==> flow/design.v <==
module sync 
( 
    input  logic CLKip, 
    input  logic SIGi,
    output logic SIGo
);
    logic meta_sig;
    always_ff @(posedge CLKip) meta_sig <= SIGi;
    always_ff @(posedge CLKip) SIGo     <= meta_sig;
endmodule
module mem 
    # ( 
    parameter DATA_WIDTH = 32
    ) (
    input  logic                  CLKip,
    input  logic                  RDi,       
    input  logic                  WEi,     
    input  logic [DATA_WIDTH-1:0] DATAi,
    output logic [DATA_WIDTH-1:0] Qo
);
	logic [DATA_WIDTH-1:0] ram;
	always_ff @(posedge CLKip) if (WEi) ram <= DATAi;
	always_ff @(posedge CLKip) if (RDi) Qo <= ram;
endmodule
`timescale 1ns/1ps
module uart_rx 
    # (
    parameter FREQ_CLK  = 100_000_000,  
    parameter DATA_WDTH = 8          
    ) (
    input   wire                    CLKip,  
    input   wire                    RSTi,  
    input   wire                    RXi,  
    input   wire                    BAUD_RATE_RDi,  
    input   wire                    BAUD_RATE_WEi,  
    input   logic [31:0]            BAUD_RATEi,  
    output  logic                   DONEo,  
    output  logic                   READYo,  
    output  logic [DATA_WDTH-1:0]   DATAo  
    );
    int unsigned                    baud_rate;  
    int unsigned                    bit_cntr;  
    int unsigned                    half_bit_cntr;  
    logic                           half_rx_strb;  
    logic                           rx_strb;  
    int unsigned                    clk_count;  
    logic [$clog2(DATA_WDTH+1)-1:0] bit_idx;   
    logic [DATA_WDTH-1:0]           data;  
    logic                           rx;  
    logic                           rst;  
    logic                           done;  
    logic                           ready;  
    logic                           baud_rate_read;  
    logic                           baud_rate_we;  
    int unsigned                    br;  
    sync rx_stab (.CLKip (CLKip), .SIGi (RXi), .SIGo (rx));
    sync rst_stab (.CLKip (CLKip), .SIGi (RSTi), .SIGo (rst));
    sync br_we_stab (.CLKip (CLKip), .SIGi (BAUD_RATE_WEi), .SIGo (baud_rate_we));
    sync br_rd_stab (.CLKip (CLKip), .SIGi (BAUD_RATE_RDi), .SIGo (baud_rate_read));
    mem baud_rate_mem (
        .CLKip  (CLKip),
        .RDi    (baud_rate_read),  
        .WEi    (baud_rate_we),
        .DATAi  (baud_rate), 
        .Qo     (br)
        );
    typedef enum logic [1:0] {       
        IDLE    = 2'h0,
        START   = 2'h1,
        RECEIVE = 2'h2,
        STOP    = 2'h3
    } statetype;
    statetype STATE;
    always_comb begin: calc_bit_value
        baud_rate = BAUD_RATEi;
        bit_cntr = FREQ_CLK / baud_rate;
        half_bit_cntr = bit_cntr >> 1;
    end
always @(posedge CLKip) begin: strobe_logic
    if (rst) begin
        clk_count <= 0;
        half_rx_strb <= 0;
        rx_strb <= 0;
    end else begin
        case (STATE)
            IDLE: begin
                clk_count <= 0;
                half_rx_strb <= 0;
                rx_strb <= 0;
            end
            START: begin
                if (clk_count == half_bit_cntr) begin
                    half_rx_strb <= 1;
                    clk_count <= 0;
                end
                else begin
                    half_rx_strb <= 0;
                    clk_count <= clk_count + 1;
                end                
            end
            RECEIVE: begin
                if (clk_count == bit_cntr) begin
                    rx_strb <= 1;
                    clk_count <= 0;
                end
                else begin
                    rx_strb <= 0;
                    clk_count <= clk_count + 1;
                end                  
            end
            STOP: begin
                if (clk_count == bit_cntr) begin
                    rx_strb <= 1;
                    clk_count <= 0;
                end
                else begin
                    rx_strb <= 0;
                    clk_count <= clk_count + 1;
                end                  
            end  
            default: begin
                clk_count <= 0;
            end
        endcase
    end
end
    always_ff @(posedge CLKip) begin: fsm_uart_rx
        if (rst) begin
            bit_idx     <= 0;
            STATE       <= IDLE;
            done        <= 0;
        end
        else begin
            case (STATE)
                IDLE: begin
                    ready          <= 1;
                    if (rx == 1'b0) STATE <= rx ? IDLE : START;
                end
                START: begin
                    ready          <= 0;
                    done           <= 0;
                    if (half_rx_strb) begin
                        STATE <= rx ? IDLE : RECEIVE;
                    end
                    else begin 
                        STATE <= START;
                    end
                end
                RECEIVE: begin
                    if (rx_strb) begin
                        /*verilator lint_off WIDTHTRUNC*/                        
                        data[bit_idx] <= rx;
                        /*verilator lint_on WIDTHTRUNC*/
                        if (bit_idx < DATA_WDTH-1) begin 
                            bit_idx <= bit_idx + 1;
                        end
                        else begin 
                            bit_idx <= 0;
                            STATE   <= STOP;
                            done    <= 1;
                        end 
                    end
                    else begin
                        STATE <= RECEIVE;
                    end  
                end
                STOP: begin
                    if (rx_strb) STATE <= rx_strb ? IDLE : STOP;
                end
                default: begin
                    STATE <= IDLE;
                end 
            endcase            
        end   
    end 
    always_comb begin: set_out
        DATAo = data;
        READYo = ready;
        DONEo = done;
    end
endmodule
`timescale 1ns/1ps
module fifo #(
    parameter DATA_WIDTH = 8,
    parameter FIFO_DEPTH = 16,
    parameter LOG2_DEPTH = $clog2(FIFO_DEPTH)
) (
    input  logic                     CLKip,
    input  logic                     RSTi,
    input  logic                     WEi,
    input  logic [DATA_WIDTH-1:0]    DATAi,
    input  logic                     RDi,
    output logic [DATA_WIDTH-1:0]    DATAo,
    output logic                     FULLo,
    output logic                     EMPTYo
);
    logic [DATA_WIDTH-1:0] memory [0:FIFO_DEPTH-1];
    logic [LOG2_DEPTH:0]   count;
    logic [LOG2_DEPTH-1:0] wr_ptr;
    logic [LOG2_DEPTH-1:0] rd_ptr;
    logic [1:0] count_state;
    always_ff @(posedge CLKip or posedge RSTi) begin
        if (RSTi) begin
            wr_ptr  <= '0;
            rd_ptr  <= '0;
            count   <= '0;
            count_state <= '0;
        end 
        else begin
            if (WEi && !FULLo) begin: write
                wr_ptr <= (wr_ptr == '1) ? 0 : wr_ptr + 1;
            end
            if (RDi && !EMPTYo) begin: read
                rd_ptr <= (rd_ptr == '1) ? 0 : rd_ptr + 1;
            end
            case ({WEi && !FULLo, RDi && !EMPTYo})
                2'b01:   count <= count - 1;
                2'b10:   count <= count + 1;
                2'b11:   count <= count;
                default: count <= count;
            endcase
        end
    end
    always_ff @(posedge CLKip) begin
        if (!RSTi && WEi && !FULLo) memory[wr_ptr] <= DATAi;
        if (!RSTi && RDi && !EMPTYo) DATAo <= memory[rd_ptr];
    end
    always_comb begin: status
        FULLo  = (count == FIFO_DEPTH);
        EMPTYo = (count == 0);
    end
endmodule
`timescale 1ns/1ps
module uart #(
    parameter CLK_FREQ = 100_000_000,   
    parameter DATA_WIDTH = 8,           
    parameter FIFO_DEPTH = 16           
) (
    input  logic                    CLKip,        
    input  logic                    RSTi,         
    input  logic                    RXi,          
    input  logic [31:0]             BAUD_RATEi,   
    input  logic                    BAUD_RATE_WEi,  
    input  logic                    BAUD_RATE_RDi,  
    output logic                    DONEo,
    output logic [DATA_WIDTH-1:0]   DATAo,  
    output logic                    EMPTYo,   
    output logic                    FULLo     
);
    logic [DATA_WIDTH-1:0] data;
    logic done;
    logic ready;
    logic RDi;
    always_ff @(posedge CLKip) begin
        RDi <= 1;
        DONEo <=done;
    end
    uart_rx #(
        .FREQ_CLK       (CLK_FREQ),
        .DATA_WDTH      (DATA_WIDTH)
    ) uart_rx_inst (
        .CLKip          (CLKip),
        .RSTi           (RSTi),
        .RXi            (RXi),
        .BAUD_RATEi     (BAUD_RATEi),
        .BAUD_RATE_WEi  (BAUD_RATE_WEi),
        .BAUD_RATE_RDi  (BAUD_RATE_RDi),
        .DONEo          (done),
        .READYo         (ready),
        .DATAo          (data)
    );
    fifo #(
        .DATA_WIDTH     (DATA_WIDTH),
        .FIFO_DEPTH     (FIFO_DEPTH)
    ) fifo_inst (
        .CLKip          (CLKip),
        .RSTi           (RSTi),
        .WEi            (done),        
        .DATAi          (data),      
        .RDi            (RDi),          
        .DATAo          (DATAo),      
        .FULLo          (FULLo),      
        .EMPTYo         (EMPTYo)     
    );
endmodule
## Step by step through the tools: uart

Each step is given for the RTL above and for the edited RTL.
Lines under "before" count in the file above, lines under "after" in the edited file.
"change": "after" minus "before" as printed here.
Cell names lack the library's common part.
Not given: -

- Top: uart
- Clock port: CLKip
- Library: sky130hd
- Corner: tt_025C_1v80

## Edit of the RTL

Unified diff, file above to edited file.
This change comes from a script, not from a designer; no optimisation was intended.

```diff
@@ -235,5 +235,5 @@
     parameter CLK_FREQ = 100_000_000,   
     parameter DATA_WIDTH = 8,           
-    parameter FIFO_DEPTH = 16           
+    parameter FIFO_DEPTH = 8           
 ) (
     input  logic                    CLKip,        
```

## Word level

Counts by Yosys on the flattened word-level netlist (proc, flatten, opt, wreduce; memories kept). Register bits leave out memories and registers merged into their read ports (data or address). Print and check cells are left out. Cells with the same type and inputs are merged into one.
Yosys's memory passes give these memory sizes; they may raise the number of words (mostly to a power of two), join words into wider ones and drop unused or constant bits.

Word-level totals:

| element | before | after | change |
|---|---|---|---|
| register bits | 67 | 64 | -3 |
| bits in latches | 0 | 0 | 0 |
| RAM bits | 128 | 64 | -64 |
| bits in read-only memories | 0 | 0 | 0 |
| clocked read ports x word width | 8 | 8 | 0 |
| memories | 1 | 1 | 0 |
| output and inout port bits | 11 | 11 | 0 |

Operators by class:

| element | before | after | change |
|---|---|---|---|
| $add $sub $neg | 7 | 7 | 0 |
| multipliers | 0 | 0 | 0 |
| divide/modulo/power cells | 1 | 1 | 0 |
| $lt $le $gt $ge | 1 | 1 | 0 |
| eq/ne operators | 15 | 15 | 0 |
| shift operators | 2 | 2 | 0 |
| muxes and demuxes | 26 | 26 | 0 |
| bitwise gates (word level) | 5 | 5 | 0 |
| reduce/logical cells | 20 | 20 | 0 |

Memory list:

| element | before | after |
|---|---|---|
| words x width with read and write ports | fifo_inst.memory 16 x 8 bit 1R1W | fifo_inst.memory 8 x 8 bit 1R1W |

Operators with widths:

| kind | before | after | change |
|---|---|---|---|
| 4-bit 2-to-1 mux | 4 | 1 | -3 |
| 3-bit 2-to-1 mux | 0 | 3 | +3 |
| 3-bit by 1-bit adder with 3-bit output with constant B | 0 | 2 | +2 |
| 3-bit == test with constant B | 0 | 2 | +2 |
| 4-bit by 1-bit adder with 4-bit output with constant B | 3 | 2 | -1 |
| 4-bit == test with constant B | 2 | 1 | -1 |
| 5-bit by 1-bit adder with 5-bit output with constant B | 1 | 0 | -1 |
| 5-bit == test with constant B | 1 | 0 | -1 |
| 5-bit logical NOT | 1 | 0 | -1 |
| 5-bit parallel mux with 2-bit select | 1 | 0 | -1 |
| 5-bit by 1-bit subtractor with 5-bit output with constant B | 1 | 0 | -1 |
| 4-bit logical NOT | 0 | 1 | +1 |
| 4-bit parallel mux with 2-bit select | 0 | 1 | +1 |
| 4-bit by 1-bit subtractor with 4-bit output with constant B | 0 | 1 | +1 |

Operator kinds equal on both sides are left out: 35.

## Longest topological paths

Depth = most cells in a row (Yosys ltp): at word level without a register or memory, in the mapped netlist without a sequential cell, where the memories' decode and read muxes count.

Logic depth:

| element | before | after | change |
|---|---|---|---|
| word-level depth | 7 | 7 | 0 |
| ABC_AREA | 0 | 0 | - |
| depth in mapped cells | 332 | 332 | 0 |

## Netlist

The flow's flattened synthesis, as Yosys stat reports it; memories are mapped. The netlist is that of the ABC_AREA named above (0 if unset); the other value can give another one.

Synthesis totals:

| element | before | after | change |
|---|---|---|---|
| standard cells after synthesis | 5633 | 5251 | -382 |
| synthesis area (sq um) | 41501.1 | 37888.8 | -3612.3 |
| flip-flops | 205 | 138 | -67 |

Cell types:

| cell type | before | after | change |
|---|---|---|---|
| nor2_1 | 649 | 577 | -72 |
| edfxtp_1 | 144 | 80 | -64 |
| clkbuf_1 | 167 | 116 | -51 |
| nand2_1 | 570 | 525 | -45 |
| o21a_1 | 111 | 156 | +45 |
| o21ai_0 | 334 | 305 | -29 |
| nand3_1 | 164 | 136 | -28 |
| inv_1 | 205 | 179 | -26 |
| mux4_2 | 40 | 16 | -24 |
| buf_2 | 5 | 28 | +23 |
| xor2_1 | 161 | 183 | +22 |
| nand4_1 | 63 | 42 | -21 |
| mux2i_1 | 22 | 41 | +19 |
| a21oi_1 | 467 | 449 | -18 |
| a31oi_1 | 104 | 86 | -18 |
| xnor2_1 | 288 | 272 | -16 |
| o22ai_1 | 33 | 17 | -16 |
| a21boi_0 | 31 | 15 | -16 |

Cell types equal on both sides are left out: 12.
Not every row of either side is listed.
The figures by module come from a second, unflattened synthesis with its own total; it is not the netlist above.

Second synthesis, totals:

| element | before | after | change |
|---|---|---|---|
| cells (unflattened synthesis) | 5456 | 5303 | -153 |
| area total of the unflattened synthesis (sq um) | 40861.7 | 38275.5 | -2586.2 |

Rows give one instance, submodules left out.

Modules, before:

| module | times used | cells | area (sq um) | sequential area (sq um) |
|---|---|---|---|---|
| uart_rx | 1 | 5125 | 34732.1 | 1131.1 |
| fifo | 1 | 325 | 6025.8 | 4409.2 |
| sync | 2 | 2 | 40.0 | 40.0 |
| uart | 1 | 2 | 23.8 | 20.0 |

Modules, after:

| module | times used | cells | area (sq um) | sequential area (sq um) |
|---|---|---|---|---|
| uart_rx | 1 | 5125 | 34732.1 | 1131.1 |
| fifo | 1 | 172 | 3439.5 | 2412.3 |
| sync | 2 | 2 | 40.0 | 40.0 |
| uart | 1 | 2 | 23.8 | 20.0 |

## Worst setup path after synthesis

Source: OpenSTA report_checks on the synthesized netlist (no wires, ideal clock, input and output delay 20% of the period each), path of least setup slack; recovery checks are left aside. Register names are those of the netlist, which keeps one name where synthesis merged equal registers.

Path post-synthesis:

| element | before | after | change |
|---|---|---|---|
| kind | input-to-reg | input-to-reg | - |
| start point | in BAUD_RATEi[31] | in BAUD_RATEi[0] | - |
| end point | reg uart_rx_inst.clk_count[2] | reg uart_rx_inst.clk_count[0] | - |
| period (ps) | 120000 | 120000 | 0 |
| input delay (ps) | 24000 | 24000 | 0 |
| library setup time (ps) | 115 | 126 | +11 |
| launch time at the first pin (ps) | 24000 | 24000 | 0 |
| data arrival time (ps) | 93809 | 89949 | -3860 |
| required time (ps) | 119885 | 119874 | -11 |
| setup slack (ps) | 26076 | 29925 | +3849 |
| delay of the path (ps) | 69924 | 66075 | -3849 |
| stages | 309 | 302 | -7 |
| path buffers | 65 | 56 | -9 |
| synthesis period reached (ps) | 93924 | 90075 | -3849 |

"delay of the path" = arrival - input delay + setup time.
"stages" counts driving pins, that of a launching flip-flop among them; a cell with two outputs on the path counts twice.
"synthesis period reached" = period - worst setup slack (recovery checks aside). The figure is calculated, with input and output delays left at 20% of the set period.
Between the ends stands the longest chain of elaborated cells between them, by number of cells; it is not shown to be the way that was timed. Of several equally long chains one is given.
A line is the first line of the expression or statement that the cell stems from. Yosys adds cells for indexed reads and writes and turns some case tables into memories.
At most two assigning lines are given for a register; there are more.

On the way, post-synthesis, before:
- Cells stage by stage: buf_6 > or4_4 > buf_6 > or4_4 > buf_6 > buf_6 > or3_4 > buf_6 > clkbuf_1 > buf_1 > nor3_1 > ha_1 > nor2_1 > a2111oi_2 > mux2i_1 > nor2_1 > ha_1 > a21o_1 > (+273 left out) > clkbuf_1 > clkbuf_1 > o22ai_1 > a21oi_1 > ha_1 > and4_1 > a21oi_1 > a211oi_1 > a211oi_1 > o21ai_0 > a21oi_1 > o21ai_0 > a21oi_1 > xnor2_1 > nand4b_1 > a32oi_2 > buf_6 > nor2_1
- Length of the longest elaborated chain: 4

Ends and longest elaborated chain, post-synthesis, before:

| element | line | RTL |
|---|---|---|
| start, declared | 242 | `input  logic [31:0]             BAUD_RATEi,` |
| 27-bit by 32-bit divider with 32-bit output | 76 | `bit_cntr = FREQ_CLK / baud_rate;` |
| 32-bit == test | 112 | `if (clk_count == bit_cntr) begin` |
| 32-bit 2-to-1 mux | 112 |  |
| 32-bit parallel mux with 3-bit select | 85 | `case (STATE)` |
| end, assigned | 98 | `clk_count <= clk_count + 1;` |
| end, assigned | 108 | `clk_count <= clk_count + 1;` |
| end, declared | 46 | `int unsigned                    clk_count;` |

On the way, post-synthesis, after:
- Cells stage by stage: buf_4 > buf_2 > clkbuf_1 > buf_2 > clkbuf_1 > clkbuf_1 > buf_1 > clkbuf_1 > nor3b_1 > a31oi_1 > nor3_1 > ha_1 > a21o_1 > mux2_2 > nor2_1 > ha_1 > nand2_1 > o21ai_0 > (+266 left out) > clkbuf_1 > mux2_2 > ha_1 > a21o_1 > a21o_1 > a21oi_1 > nor2b_1 > o21ai_0 > nand2b_1 > a211oi_1 > o21ai_0 > a21oi_1 > o21ai_0 > xnor2_1 > nand4_1 > a22oi_4 > buf_6 > nor2_1
- Length of the longest elaborated chain: 4

Ends and longest elaborated chain, post-synthesis, after:

| element | line | RTL |
|---|---|---|
| start, declared | 242 | `input  logic [31:0]             BAUD_RATEi,` |
| 27-bit by 32-bit divider with 32-bit output | 76 | `bit_cntr = FREQ_CLK / baud_rate;` |
| 32-bit == test | 112 | `if (clk_count == bit_cntr) begin` |
| 32-bit 2-to-1 mux | 112 |  |
| 32-bit parallel mux with 3-bit select | 85 | `case (STATE)` |
| end, assigned | 98 | `clk_count <= clk_count + 1;` |
| end, assigned | 108 | `clk_count <= clk_count + 1;` |
| end, declared | 46 | `int unsigned                    clk_count;` |

## Worst path after layout

Path of least setup slack in the final report of each run of pair 1 (OpenROAD, finished layout, wires in). Where an end is a register, its clock arrival counts in the times.
The report prints the path's times to 10 ps; the period is as set.

Path after layout:

| element | before | after | change |
|---|---|---|---|
| kind | input-to-reg | input-to-reg | - |
| start point | in BAUD_RATEi[31] | in BAUD_RATEi[23] | - |
| end point | reg uart_rx_inst.clk_count[4] | reg uart_rx_inst.clk_count[21] | - |
| period (ps) | 120000 | 120000 | 0 |
| input delay (ps) | 24000 | 24000 | 0 |
| library setup time (ps) | 120 | 150 | +30 |
| launch time at the first pin (ps) | 24000 | 24000 | 0 |
| data arrival time (ps) | 109580 | 106890 | -2690 |
| required time (ps) | 120390 | 120270 | -120 |
| setup slack (ps) | 10810 | 13380 | +2570 |
| stages | 268 | 277 | +9 |
| path buffers | 14 | 17 | +3 |

Between the ends stands the longest chain of elaborated cells between them, by number of cells; it is not shown to be the way that was timed. Of several equally long chains one is given.
At most two assigning lines are given for a register; there are more.

On the way, after layout, before:
- Cells stage by stage: clkdlybuf4s50_1 > or4_4 > or4_4 > or3_4 > nor3_1 > ha_1 > nor2_1 > a2111oi_2 > mux2i_1 > nor2_1 > ha_1 > a21o_1 > a31oi_1 > nand3_1 > o21ai_0 > and2_1 > ha_1 > o21ai_0 > (+232 left out) > nand2_1 > buf_4 > nand2_1 > o22ai_1 > a211o_1 > ha_1 > nand4_1 > nor2_1 > nand3_1 > nor3_1 > a21oi_1 > o21ai_0 > a21oi_1 > xnor2_1 > nand4b_1 > a32oi_2 > buf_4 > nor2_1
- Length of the longest elaborated chain: 4

Ends and longest elaborated chain, after layout, before:

| element | line | RTL |
|---|---|---|
| start, declared | 242 | `input  logic [31:0]             BAUD_RATEi,` |
| 27-bit by 32-bit divider with 32-bit output | 76 | `bit_cntr = FREQ_CLK / baud_rate;` |
| 32-bit == test | 112 | `if (clk_count == bit_cntr) begin` |
| 32-bit 2-to-1 mux | 112 |  |
| 32-bit parallel mux with 3-bit select | 85 | `case (STATE)` |
| end, assigned | 98 | `clk_count <= clk_count + 1;` |
| end, assigned | 108 | `clk_count <= clk_count + 1;` |
| end, declared | 46 | `int unsigned                    clk_count;` |

On the way, after layout, after:
- Cells stage by stage: clkdlybuf4s50_1 > nor4_1 > nand4_2 > buf_4 > nor4_4 > buf_4 > nand2_1 > nor3_1 > ha_1 > nor3b_1 > a211oi_1 > and3_1 > ha_1 > a21oi_1 > o21ai_0 > or4_1 > a21oi_1 > ha_1 > (+241 left out) > o21a_1 > buf_4 > mux2_2 > ha_1 > a21o_1 > a21o_1 > a21oi_1 > nor2b_1 > o21ai_0 > nand2b_1 > a211oi_1 > o21ai_0 > a21oi_1 > o21ai_0 > xnor2_1 > nand4_1 > a22oi_4 > nor2_1
- Length of the longest elaborated chain: 4

Ends and longest elaborated chain, after layout, after:

| element | line | RTL |
|---|---|---|
| start, declared | 242 | `input  logic [31:0]             BAUD_RATEi,` |
| 27-bit by 32-bit divider with 32-bit output | 76 | `bit_cntr = FREQ_CLK / baud_rate;` |
| 32-bit == test | 112 | `if (clk_count == bit_cntr) begin` |
| 32-bit 2-to-1 mux | 112 |  |
| 32-bit parallel mux with 3-bit select | 85 | `case (STATE)` |
| end, assigned | 98 | `clk_count <= clk_count + 1;` |
| end, assigned | 108 | `clk_count <= clk_count + 1;` |
| end, declared | 46 | `int unsigned                    clk_count;` |

## Measured runs

Both versions went through the flow (Yosys, OpenROAD) with the same settings in each pair. Constraints: input delay and output delay 20% of the set period each, output load 0.01 pF.

Flow settings, pair 1:
- CORE_UTILIZATION: 40
- PLACE_DENSITY: 0.6
- period_ns: 120.0
- CAP_MARGIN: 20
- CORE_MARGIN: 2
- SLEW_MARGIN: 20

Measured results, pair 1:

| element | before | after | change |
|---|---|---|---|
| area of the synthesized netlist (sq um) | 41501.1 | 37888.8 | -3612.3 |
| overall die area (sq um) | 106344.0 | 97200.5 | -9143.5 |
| standard-cell area after routing (sq um) | 44216.2 | 40452.5 | -3763.7 |
| worst setup slack after layout (ps) | 10811 | 13379 | +2568 |
| worst hold slack in the final report (ps) | 326 | 328 | +2 |
| power consumption (W) | 0.0002619 | 0.0001831 | -0.0000788 |
| achieved period (ps) | 109189 | 106621 | -2568 |

Flow settings, pair 2:
- CAP_MARGIN: 35
- CORE_ASPECT_RATIO: 0.99
- CORE_UTILIZATION: 22
- CTS_CLUSTER_DIAMETER: 150
- CTS_CLUSTER_SIZE: 21
- MAX_ROUTING_LAYER: met5
- PLACE_DENSITY_LB_ADDON: 0.12
- SLEW_MARGIN: 25
- period_ns: 85.3
- CORE_MARGIN: 2

Measured results, pair 2:

| element | before | after | change |
|---|---|---|---|
| area of the synthesized netlist (sq um) | 41501.1 | 37888.8 | -3612.3 |
| overall die area (sq um) | 192131.0 | 175557.0 | -16574.0 |
| standard-cell area after routing (sq um) | 57134.8 | 51204.1 | -5930.7 |
| worst setup slack after layout (ps) | 3349 | 3899 | +550 |
| worst hold slack in the final report (ps) | 352 | 327 | -25 |
| power consumption (W) | 0.0003839 | 0.0002849 | -0.0000990 |
| achieved period (ps) | 81951 | 81401 | -550 |

By "achieved period" is meant the clock period of the run minus its worst setup slack. This is arithmetic on one report: input and output delays are still those of the set period (20% each).
"power consumption" rests on the timing tool's default activity at the inputs, not on a simulated workload.
